==> flow/design.v <==
module bit32_2to1mux(out,sel,in1,in2);
input [31:0] in1,in2;
output [31:0] out;
input sel;
assign out = sel ? in2 : in1;
endmodule
module bit32AND (out,in1,in2);
input [31:0] in1,in2;
output [31:0] out;
assign {out}=in1 &in2;
endmodule
module bit32OR (out,in1,in2);
input [31:0] in1,in2;
output [31:0] out;
assign {out}=in1 | in2;
endmodule
module FA_dataflow (Cout, Sum,In1,In2,Cin);
input[31:0] In1,In2;
input Cin;
output Cout;
output[31:0] Sum;
assign {Cout,Sum}=In1+In2+Cin;
endmodule
module bit32_3to1_mux(out,sel,in1,in2,in3);
    input [31:0] in1, in2, in3;
    output [31:0] out;
    input [1:0] sel;
    wire[31:0] out1;
    bit32_2to1mux mux1(out1,sel[0],in1,in2);
    bit32_2to1mux mux2(out,sel[1],out1,in3);
endmodule
module ALU(in1, in2,binvert,carryin,op,result,carryout);
    input [31:0] in1,in2;
    output [31:0] result;
    input [1:0] op;
    input carryin;
    input binvert;
    output carryout;
    wire [31:0] andresult,orresult,sum,
    binvertresult;
    wire[31:0] b_inv;
    assign b_inv = ~in2;    
    bit32_2to1mux mux1(binvertresult,
    binvert,in2,b_inv);
    bit32AND ander(andresult,in1,binvertresult);
    bit32OR orer(orresult,in1,binvertresult);
    FA_dataflow adde(carryout,sum,in1,binvertresult,
    carryin);
    bit32_3to1_mux mux2(result,op,andresult,
    orresult,sum);
endmodule
module alu_control(o0,o1,o2,op, ALUOp1, ALUOp0);
    output o0,o1,o2;
    input [5:0] op;
    input ALUOp1, ALUOp0;
    assign o2 = ALUOp0 | (ALUOp1 & op[1]);
    assign o1 = (~ALUOp1) | (~op[2]);
    assign o0 = ALUOp1 & (op[3] | op[0]);
endmodule
module ANDarray (RegDst,ALUSrc, MemtoReg, RegWrite, MemRead, MemWrite,Branch,ALUOp0,ALUOp1,Op);
input [5:0] Op;
output RegDst,ALUSrc,MemtoReg, RegWrite, MemRead, MemWrite,Branch,ALUOp0,ALUOp1;
wire Rformat, lw,sw,beq,addi;
assign Rformat= (~Op[0])& (~Op[1])& (~Op[2])& (~Op[3])& (~Op[4])& (~Op[5]);
assign lw = (Op[5]) & (~Op[4]) & (~Op[3]) & (~Op[2]) & (Op[1]) & (Op[0]);
assign sw = (Op[5]) & (~Op[4]) & (Op[3]) & (~Op[2]) & (Op[1]) & (Op[0]);
assign beq = (~Op[5]) & (~Op[4]) & (~Op[3]) & (Op[2]) & (~Op[1]) & (~Op[0]);
assign addi = (~Op[5]) & (~Op[4]) & (Op[3]) & (~Op[2]) & (~Op[1]) & (~Op[0]);
assign RegDst=Rformat;
assign ALUSrc = lw | sw | addi;
assign MemtoReg = lw;
assign RegWrite = Rformat | lw | addi;
assign MemRead = lw;
assign MemWrite = sw;
assign Branch = beq;
assign ALUOp1 = Rformat;
assign ALUOp0 = beq;
endmodule
module sign_extender(outp, inp);
output[31:0] outp;
input[15:0] inp;
assign outp = (inp[15]==1)? {16'hFFFF,inp} : {16'h0000,inp};
endmodule
module RegFile32(clk,reset,ReadReg1,ReadReg2,WriteData,WriteReg,RegWrite,ReadData1,ReadData2); 
input clk, reset, RegWrite;
input[31:0] WriteData;
output[31:0] ReadData1, ReadData2;
input[4:0] ReadReg1, ReadReg2, WriteReg;
reg[1023:0] registers;
always @ (posedge clk or negedge reset)
begin
if (!reset)
registers <= 1024'b00;
else if (RegWrite)
registers[WriteReg*32 +: 32] <= WriteData;
end
assign ReadData1 = registers[ReadReg1*32 +: 32];
assign ReadData2 = registers[ReadReg2*32 +: 32];
endmodule
module data_memory(clk,Address,WriteData,MemWrite,ReadData); 
input clk, MemWrite;
input[31:0] WriteData;
output[31:0] ReadData;
input[4:0] Address;
reg[1023:0] registers;
always @ (posedge clk)
begin
if (MemWrite)
registers[Address*32 +: 32] <= WriteData;
end
assign ReadData = registers[Address*32 +: 32];
endmodule
module SCDDataPath(ALUout, instr, reset, clk);
output[31:0] ALUout;
input clk, reset;
input[31:0] instr;
wire[31:0] ReadMemData,in1,in2,aluresult,signextended,instruction, ReadData1, ReadData2, WriteData;
wire RegDst, ALUSrc, MemtoReg, RegWrite, MemRead, MemWrite, Branch, ALUOp0, ALUOp1, ALUOp2;
wire o0, o1, o2, carryout;
wire[4:0] WriteReg;
assign instruction = instr;
ANDarray control_unit(RegDst,ALUSrc, MemtoReg, RegWrite, MemRead, MemWrite,Branch,ALUOp0,ALUOp1,instruction[31:26]);
assign WriteReg = (RegDst==1)? instruction[15:11] : instruction[20:16];
RegFile32 register_file(clk,reset,instruction[25:21],instruction[20:16],WriteData,WriteReg,RegWrite,ReadData1,ReadData2);
sign_extender sign_extend(signextended, instruction[15:0]);
bit32_2to1mux alu_src_mux(in2,ALUSrc,ReadData2,signextended);
alu_control alu_con_instancce(o0,o1,o2,instruction[5:0], ALUOp1, ALUOp0);
ALU alu_instance(ReadData1,in2,o2,o2,{o1,o0},ALUout,carryout);
data_memory data_mem_instance(clk,ALUout[4:0],ReadData2,MemWrite,ReadMemData);
bit32_2to1mux data_mem_mux(WriteData,MemtoReg,ALUout,ReadMemData);
endmodule
# Step by step through the tools: SCDDataPath
# Module SCDDataPath before and after one edit of its RTL, step after step.
# Lines under "orig" count in the file above, lines under "edited" in the edited file.
# "diff" is "edited" less "orig", of the values as shown; "change_rel_pct" is that difference over "orig", in percent.
design:
  top_module: "SCDDataPath"
  clock: "clk"
  lib: "sky130hd"
  corner: "tt_025C_1v80"

# The edit
# The edit as a unified diff against the file above.
# This change comes from a script, not from a designer; no optimisation was intended.
# begin of diff
@@ -70,5 +70,5 @@
 assign ALUSrc = lw | sw | addi;
 assign MemtoReg = lw;
-assign RegWrite = Rformat | lw | addi;
+assign RegWrite = (Rformat | lw) + addi;
 assign MemRead = lw;
 assign MemWrite = sw;
# end of diff

# Word-level counts
# Yosys after proc, flatten, opt, wreduce and memory -nomap, before mapping. Enables and synchronous resets that opt folds into registers are not counted as muxes. Memory bits, and registers merged into a memory's read port (data or address), are not among the register bits. Print and check cells are not counted. Equal cells are merged and count once.
bits:
  columns: ["item", "orig", "edited", "diff", "change_rel_pct"]
  rows:
  - ["ff_bits", 2048, 2048, 0, 0.00]
  - ["latch_bits", 0, 0, 0, null]
  - ["ram_bits", 0, 0, 0, null]
  - ["rom_bits", 0, 0, 0, null]
  - ["clocked_rd_ports_x_width", 0, 0, 0, null]
  - ["n_memories", 0, 0, 0, null]
  - ["wordCells", 69, 69, 0, 0.00]
op_classes:
  columns: ["item", "orig", "edited", "diff", "change_rel_pct"]
  rows:
  - ["addsub", 4, 5, 1, 25.00]
  - ["n_mul", 0, 0, 0, null]
  - ["div", 0, 0, 0, null]
  - ["n_cmp", 0, 0, 0, null]
  - ["equal", 0, 0, 0, null]
  - ["shifts", 7, 7, 0, 0.00]
  - ["n_mux", 7, 7, 0, 0.00]
  - ["logic", 49, 48, -1, -2.04]
  - ["reduce_logical", 0, 0, 0, null]
ops:
  columns: ["operator", "orig", "edited", "diff", "change_rel_pct"]
  rows:
  - ["OR 1 bit", 7, 6, -1, -14.29]
  - ["adder 1 bit", 0, 1, 1, null]
  - ["AND 1 bit", 25, 25, 0, 0.00]
  - ["NOT 1 bit", 8, 8, 0, 0.00]
  - ["2-to-1 mux 32 bit", 6, 6, 0, 0.00]
  - ["variable part select 1024 x 11 -> 32 bit", 3, 3, 0, 0.00]
  - ["AND 1024 bit", 2, 2, 0, 0.00]
  - ["negation 10 -> 33 bit", 2, 2, 0, 0.00]
  - ["NOT 1024 bit", 2, 2, 0, 0.00]
  - ["OR 1024 bit", 2, 2, 0, 0.00]
  - ["variable shift 32 x 33 -> 1024 bit", 2, 2, 0, 0.00]
  - ["variable shift 32 x 33 -> 1024 bit with constant A", 2, 2, 0, 0.00]
  - ["adder 32 x 1 -> 32 bit", 1, 1, 0, 0.00]
  - ["adder 32 bit", 1, 1, 0, 0.00]
  - ["AND 32 bit", 1, 1, 0, 0.00]
  - ["2-to-1 mux 5 bit", 1, 1, 0, 0.00]
  - ["NOT 32 bit", 1, 1, 0, 0.00]
  - ["OR 32 bit", 1, 1, 0, 0.00]

# Logic depth
# Yosys ltp: most cells in a row. Word level: on the elaborated netlist, between registers, memories and ports. Mapped: between sequential cells and ports; inverters and the memories' decode and read muxes count.
logic_depth:
  columns: ["item", "orig", "edited", "diff", "change_rel_pct"]
  rows:
  - ["depth_word", 19, 19, 0, 0.00]
  - ["abc_area", "0", "0", null, null]
  - ["mapped_depth", 33, 29, -4, -12.12]
  - ["ltp_nobuf", 23, 20, -3, -13.04]

# After synthesis
# The flow's flattened synthesis, as Yosys stat reports it; memories are mapped. The netlist is that of the ABC_AREA named above (0 if unset); the other value can give another one.
by_type:
  columns: ["type", "orig", "edited", "diff", "change_rel_pct"]
  rows:
  - ["sky130_fd_sc_hd__nand2_1", 724, 1937, 1213, 167.54]
  - ["sky130_fd_sc_hd__mux2_2", 1378, 971, -407, -29.54]
  - ["sky130_fd_sc_hd__o21ai_0", 578, 859, 281, 48.62]
  - ["sky130_fd_sc_hd__mux4_2", 876, 628, -248, -28.31]
  - ["sky130_fd_sc_hd__nand3_1", 35, 283, 248, 708.57]
  - ["sky130_fd_sc_hd__mux2_1", 65, 233, 168, 258.46]
  - ["sky130_fd_sc_hd__a22oi_1", 140, 8, -132, -94.29]
  - ["sky130_fd_sc_hd__and3_1", 14, 146, 132, 942.86]
  - ["sky130_fd_sc_hd__o221ai_1", 131, 1, -130, -99.24]
  - ["sky130_fd_sc_hd__a311oi_1", 2, 104, 102, 5100.00]
  - ["sky130_fd_sc_hd__a21oi_1", 53, 127, 74, 139.62]
  - ["sky130_fd_sc_hd__a31oi_1", 18, 90, 72, 400.00]
  - ["sky130_fd_sc_hd__o31ai_1", 14, 56, 42, 300.00]
  - ["sky130_fd_sc_hd__a211oi_1", 61, 20, -41, -67.21]
  - ["sky130_fd_sc_hd__mux2i_1", 168, 131, -37, -22.02]
  - ["sky130_fd_sc_hd__buf_1", 81, 114, 33, 40.74]
  - ["sky130_fd_sc_hd__nand4_1", 20, 52, 32, 160.00]
  - ["sky130_fd_sc_hd__nor2_1", 127, 156, 29, 22.83]
# The list need not be complete.
mapped:
  columns: ["item", "orig", "edited", "diff", "change_rel_pct"]
  rows:
  - ["stdcells", 7818, 9236, 1418, 18.14]
  - ["mapped_area_um2", 111587.0, 110927.6, -659.4, -0.59]
  - ["seq_area_um2", 56374.1, 56374.1, 0.0, 0.00]
  - ["flip_flops", 2048, 2048, 0, 0.00]
  - ["n_buf", 820, 884, 64, 7.80]
# The figures by module come from a second, unflattened synthesis with its own total; it is not the netlist above.
hier_totals:
  columns: ["item", "orig", "edited", "diff", "change_rel_pct"]
  rows:
  - ["cells_unflattened", 8811, 8811, 0, 0.00]
  - ["area_unflattened_um2", 113771.6, 113771.6, 0.0, 0.00]
# Each row is one instance without its submodules.
by_module_orig:
  columns: ["mod", "instances", "n_cells", "area_um2", "seq_area_um2"]
  rows:
  - ["RegFile32", 1, 4629, 55687.2, 25624.6]
  - ["data_memory", 1, 3594, 52576.7, 30749.5]
  - ["bit32_2to1mux", 5, 36, 544.3, 0.0]
  - ["FA_dataflow", 1, 259, 1854.3, 0.0]
  - ["sign_extender", 1, 32, 240.2, 0.0]
  - ["bit32AND", 1, 32, 200.2, 0.0]
  - ["bit32OR", 1, 32, 200.2, 0.0]
  - ["ALU", 1, 32, 120.1, 0.0]
  - ["ANDarray", 1, 13, 96.3, 0.0]
  - ["SCDDataPath", 1, 5, 56.3, 0.0]
  - ["alu_control", 1, 3, 18.8, 0.0]
  - ["bit32_3to1_mux", 1, 0, 0.0, 0.0]
by_module_edited:
  columns: ["mod", "instances", "n_cells", "area_um2", "seq_area_um2"]
  rows:
  - ["RegFile32", 1, 4629, 55687.2, 25624.6]
  - ["data_memory", 1, 3594, 52576.7, 30749.5]
  - ["bit32_2to1mux", 5, 36, 544.3, 0.0]
  - ["FA_dataflow", 1, 259, 1854.3, 0.0]
  - ["sign_extender", 1, 32, 240.2, 0.0]
  - ["bit32AND", 1, 32, 200.2, 0.0]
  - ["bit32OR", 1, 32, 200.2, 0.0]
  - ["ALU", 1, 32, 120.1, 0.0]
  - ["ANDarray", 1, 13, 96.3, 0.0]
  - ["SCDDataPath", 1, 5, 56.3, 0.0]
  - ["alu_control", 1, 3, 18.8, 0.0]
  - ["bit32_3to1_mux", 1, 0, 0.0, 0.0]

# Timing after synthesis
# Source: OpenSTA report_checks on the synthesized netlist (no wires, ideal clock, input and output delay 20% of the period each), path of least setup slack; recovery checks are left aside. Register names are those of the netlist, which keeps one name where synthesis merged equal registers.
synth_path:
  columns: ["item", "orig", "edited", "diff", "change_rel_pct"]
  rows:
  - ["kind", "input-to-reg", "input-to-reg", null, null]
  - ["startpoint", "input instr[30]", "input instr[31]", null, null]
  - ["endpoint", "register data_mem_instance.registers[0]", "register data_mem_instance.registers[0]", null, null]
  - ["period_ps", 10500, 10500, 0, 0.00]
  - ["setup_ps", 4916, 5282, 366, null]
  - ["t_first_pin_ps", 2100, 2100, 0, 0.00]
  - ["arrival_time_ps", 98170, 105942, 7772, 7.92]
  - ["slack_ps", -92586, -100724, -8138, null]
  - ["path_delay_ps", 100986, 109124, 8138, 8.06]
  - ["path_stages", 2, 2, 0, 0.00]
  - ["path_buffers", 1, 0, -1, -100.00]
  - ["period_less_setup_slack_ps", 103086, 111224, 8138, 7.89]
# "path_delay_ps" = arrival - input delay + setup time.
# "path_stages" counts driving pins, that of a launching flip-flop among them; a cell with two outputs on the path counts twice.
# "period_less_setup_slack_ps" = period - worst setup slack (recovery checks aside). The figure is calculated, with input and output delays left at 20% of the set period.
# Between the ends stands the longest chain of elaborated cells between them, by number of cells; it is not shown to be the way that was timed. Of several equally long chains one is given.
# Each line given opens the expression or statement behind the cell; cells for indexed reads and writes are added by Yosys, which also makes memories of some case tables.
# Where a signal picks the word or bit written, the line may be left out of the assigning lines.
# orig: The path ends at the enable pin of a flip-flop; only ways to that pin are counted.
synth_via_orig:
  cell_sequence: "sky130_fd_sc_hd__clkbuf_1 sky130_fd_sc_hd__nor4_1"
  elab_chain_len: 6
synth_rtl_orig:
  columns: ["item", "line", "text"]
  rows:
  - ["from (decl)", 116, "input[31:0] instr;"]
  - ["NOT 1 bit", 66, "assign sw = (Op[5]) & (~Op[4]) & (Op[3]) & (~Op[2]) & (Op[1]) & (Op[0]);"]
  - ["AND 1 bit x5", 66, null]
  - ["to (decl)", 105, "reg[1023:0] registers;"]
# edited: The path ends at the enable pin of a flip-flop; only ways to that pin are counted.
synth_via_edited:
  cell_sequence: "sky130_fd_sc_hd__nand3_1 sky130_fd_sc_hd__nor4b_1"
  elab_chain_len: 5
synth_rtl_edited:
  columns: ["item", "line", "text"]
  rows:
  - ["from (decl)", 116, "input[31:0] instr;"]
  - ["AND 1 bit x5", 66, "assign sw = (Op[5]) & (~Op[4]) & (Op[3]) & (~Op[2]) & (Op[1]) & (Op[0]);"]
  - ["to (decl)", 105, "reg[1023:0] registers;"]

# Worst path after layout
# Path of least setup slack in the final report of the runs of pair A (OpenROAD, finished layout, wires in). Where an end is a register, its clock arrival counts in the times.
# The report prints the path's times to 10 ps; the period is as set.
layout_path:
  columns: ["item", "orig", "edited", "diff", "change_rel_pct"]
  rows:
  - ["kind", "input-to-output", "input-to-output", null, null]
  - ["startpoint", "input instr[16]", "input instr[16]", null, null]
  - ["endpoint", "output ALUout[29]", "output ALUout[29]", null, null]
  - ["period_ps", 10300, 10300, 0, 0.00]
  - ["output_delay_ps", 2060, 2060, 0, 0.00]
  - ["t_first_pin_ps", 2060, 2060, 0, 0.00]
  - ["arrival_time_ps", 7920, 7930, 10, 0.13]
  - ["slack_ps", 320, 310, -10, null]
  - ["path_stages", 22, 20, -2, -9.09]
  - ["path_buffers", 4, 3, -1, -25.00]
# Between the ends stands the longest chain of elaborated cells between them, by number of cells; it is not shown to be the way that was timed. Of several equally long chains one is given.
layout_via_orig:
  cell_sequence: "sky130_fd_sc_hd__buf_8 sky130_fd_sc_hd__buf_4 sky130_fd_sc_hd__mux4_2 sky130_fd_sc_hd__mux4_2 sky130_fd_sc_hd__nand2_1 sky130_fd_sc_hd__nand2_1 sky130_fd_sc_hd__mux2i_1 sky130_fd_sc_hd__xnor2_1 sky130_fd_sc_hd__ha_1 sky130_fd_sc_hd__a21o_1 sky130_fd_sc_hd__and2_1 sky130_fd_sc_hd__o21ai_0 sky130_fd_sc_hd__nand2b_1 sky130_fd_sc_hd__a31oi_1 sky130_fd_sc_hd__nand3_1 sky130_fd_sc_hd__o2111ai_1 sky130_fd_sc_hd__a2111oi_0 sky130_fd_sc_hd__nor2_1 sky130_fd_sc_hd__xor2_1 sky130_fd_sc_hd__a21oi_1 sky130_fd_sc_hd__buf_4 sky130_fd_sc_hd__clkdlybuf4s50_1"
  elab_chain_len: 7
layout_rtl_orig:
  columns: ["item", "line", "text"]
  rows:
  - ["from (decl)", 116, "input[31:0] instr;"]
  - ["variable part select 1024 x 11 -> 32 bit", 98, "assign ReadData2 = registers[ReadReg2*32 +: 32];"]
  - ["2-to-1 mux 32 bit", 5, "assign out = sel ? in2 : in1;"]
  - ["NOT 32 bit", 42, "assign b_inv = ~in2;"]
  - ["2-to-1 mux 32 bit", 5, null]
  - ["adder 32 bit", 22, "assign {Cout,Sum}=In1+In2+Cin;"]
  - ["adder 32 x 1 -> 32 bit", 22, null]
  - ["2-to-1 mux 32 bit", 5, null]
  - ["to (decl)", 114, "output[31:0] ALUout;"]
layout_via_edited:
  cell_sequence: "sky130_fd_sc_hd__buf_8 sky130_fd_sc_hd__buf_12 sky130_fd_sc_hd__mux4_2 sky130_fd_sc_hd__mux4_2 sky130_fd_sc_hd__mux2_2 sky130_fd_sc_hd__mux2i_1 sky130_fd_sc_hd__xnor2_1 sky130_fd_sc_hd__ha_1 sky130_fd_sc_hd__a21o_1 sky130_fd_sc_hd__o21bai_1 sky130_fd_sc_hd__a2111o_1 sky130_fd_sc_hd__a31o_2 sky130_fd_sc_hd__a21oi_1 sky130_fd_sc_hd__o21ai_0 sky130_fd_sc_hd__a21oi_2 sky130_fd_sc_hd__a211oi_1 sky130_fd_sc_hd__o21ai_0 sky130_fd_sc_hd__nand3_1 sky130_fd_sc_hd__nand2_1 sky130_fd_sc_hd__clkdlybuf4s50_1"
  elab_chain_len: 7
layout_rtl_edited:
  columns: ["item", "line", "text"]
  rows:
  - ["from (decl)", 116, "input[31:0] instr;"]
  - ["variable part select 1024 x 11 -> 32 bit", 98, "assign ReadData2 = registers[ReadReg2*32 +: 32];"]
  - ["2-to-1 mux 32 bit", 5, "assign out = sel ? in2 : in1;"]
  - ["NOT 32 bit", 42, "assign b_inv = ~in2;"]
  - ["2-to-1 mux 32 bit", 5, null]
  - ["adder 32 bit", 22, "assign {Cout,Sum}=In1+In2+Cin;"]
  - ["adder 32 x 1 -> 32 bit", 22, null]
  - ["2-to-1 mux 32 bit", 5, null]
  - ["to (decl)", 114, "output[31:0] ALUout;"]

# Layout results
# Runs of the flow (Yosys, OpenROAD) on both versions; the two runs of a pair have the same settings. The constraints put input and output delay at 20% of the set period each and load the outputs with 0.01 pF.
settings_pair_A:
  CORE_UTILIZATION: 40
  period_ns: 10.3
  CAP_MARGIN: 20
  CORE_MARGIN: 2
  SLEW_MARGIN: 20
measured_pair_A:
  columns: ["item", "orig", "edited", "diff", "change_rel_pct"]
  rows:
  - ["synthesis_area_um2", 111587.0, 110927.6, -659.4, -0.59]
  - ["dieArea_um2", 283210.0, 281547.0, -1663.0, -0.59]
  - ["final_stdcell_area_um2", 124132.0, 123513.0, -619.0, -0.50]
  - ["setup_ws_ps", 324, 311, -13, null]
  - ["tns_ps", 0, 0, 0, null]
  - ["fin_hold_ws_ps", 494, 494, 0, null]
  - ["power_total_uw", 18607, 18978, 371, 1.99]
  - ["timing.achieved_period_ps", 9976, 9989, 13, 0.13]
settings_pair_B:
  CAP_MARGIN: 35
  CORE_ASPECT_RATIO: 1.07
  CORE_UTILIZATION: 66
  PLACE_DENSITY: 0.43
  SETUP_SLACK_MARGIN: 1.05
  SLEW_MARGIN: 20
  period_ns: 5.71
  CORE_MARGIN: 2
measured_pair_B:
  columns: ["item", "orig", "edited", "diff", "change_rel_pct"]
  rows:
  - ["synthesis_area_um2", 111587.0, 110927.6, -659.4, -0.59]
  - ["dieArea_um2", 172378.0, 171369.0, -1009.0, -0.59]
  - ["final_stdcell_area_um2", 142239.0, 139822.0, -2417.0, -1.70]
  - ["setup_ws_ps", -1551, -1334, 217, null]
  - ["tns_ps", -1012920, -999243, 13677, null]
  - ["power_total_uw", 34702, 34599, -103, -0.30]
  - ["timing.achieved_period_ps", 7261, 7044, -217, -2.99]
# "timing.achieved_period_ps" = clock period - worst setup slack. The figure is calculated, with input and output delays left at 20% of the set period.
# "power_total_uw": no workload was simulated; the value follows from the tool's default switching activity.
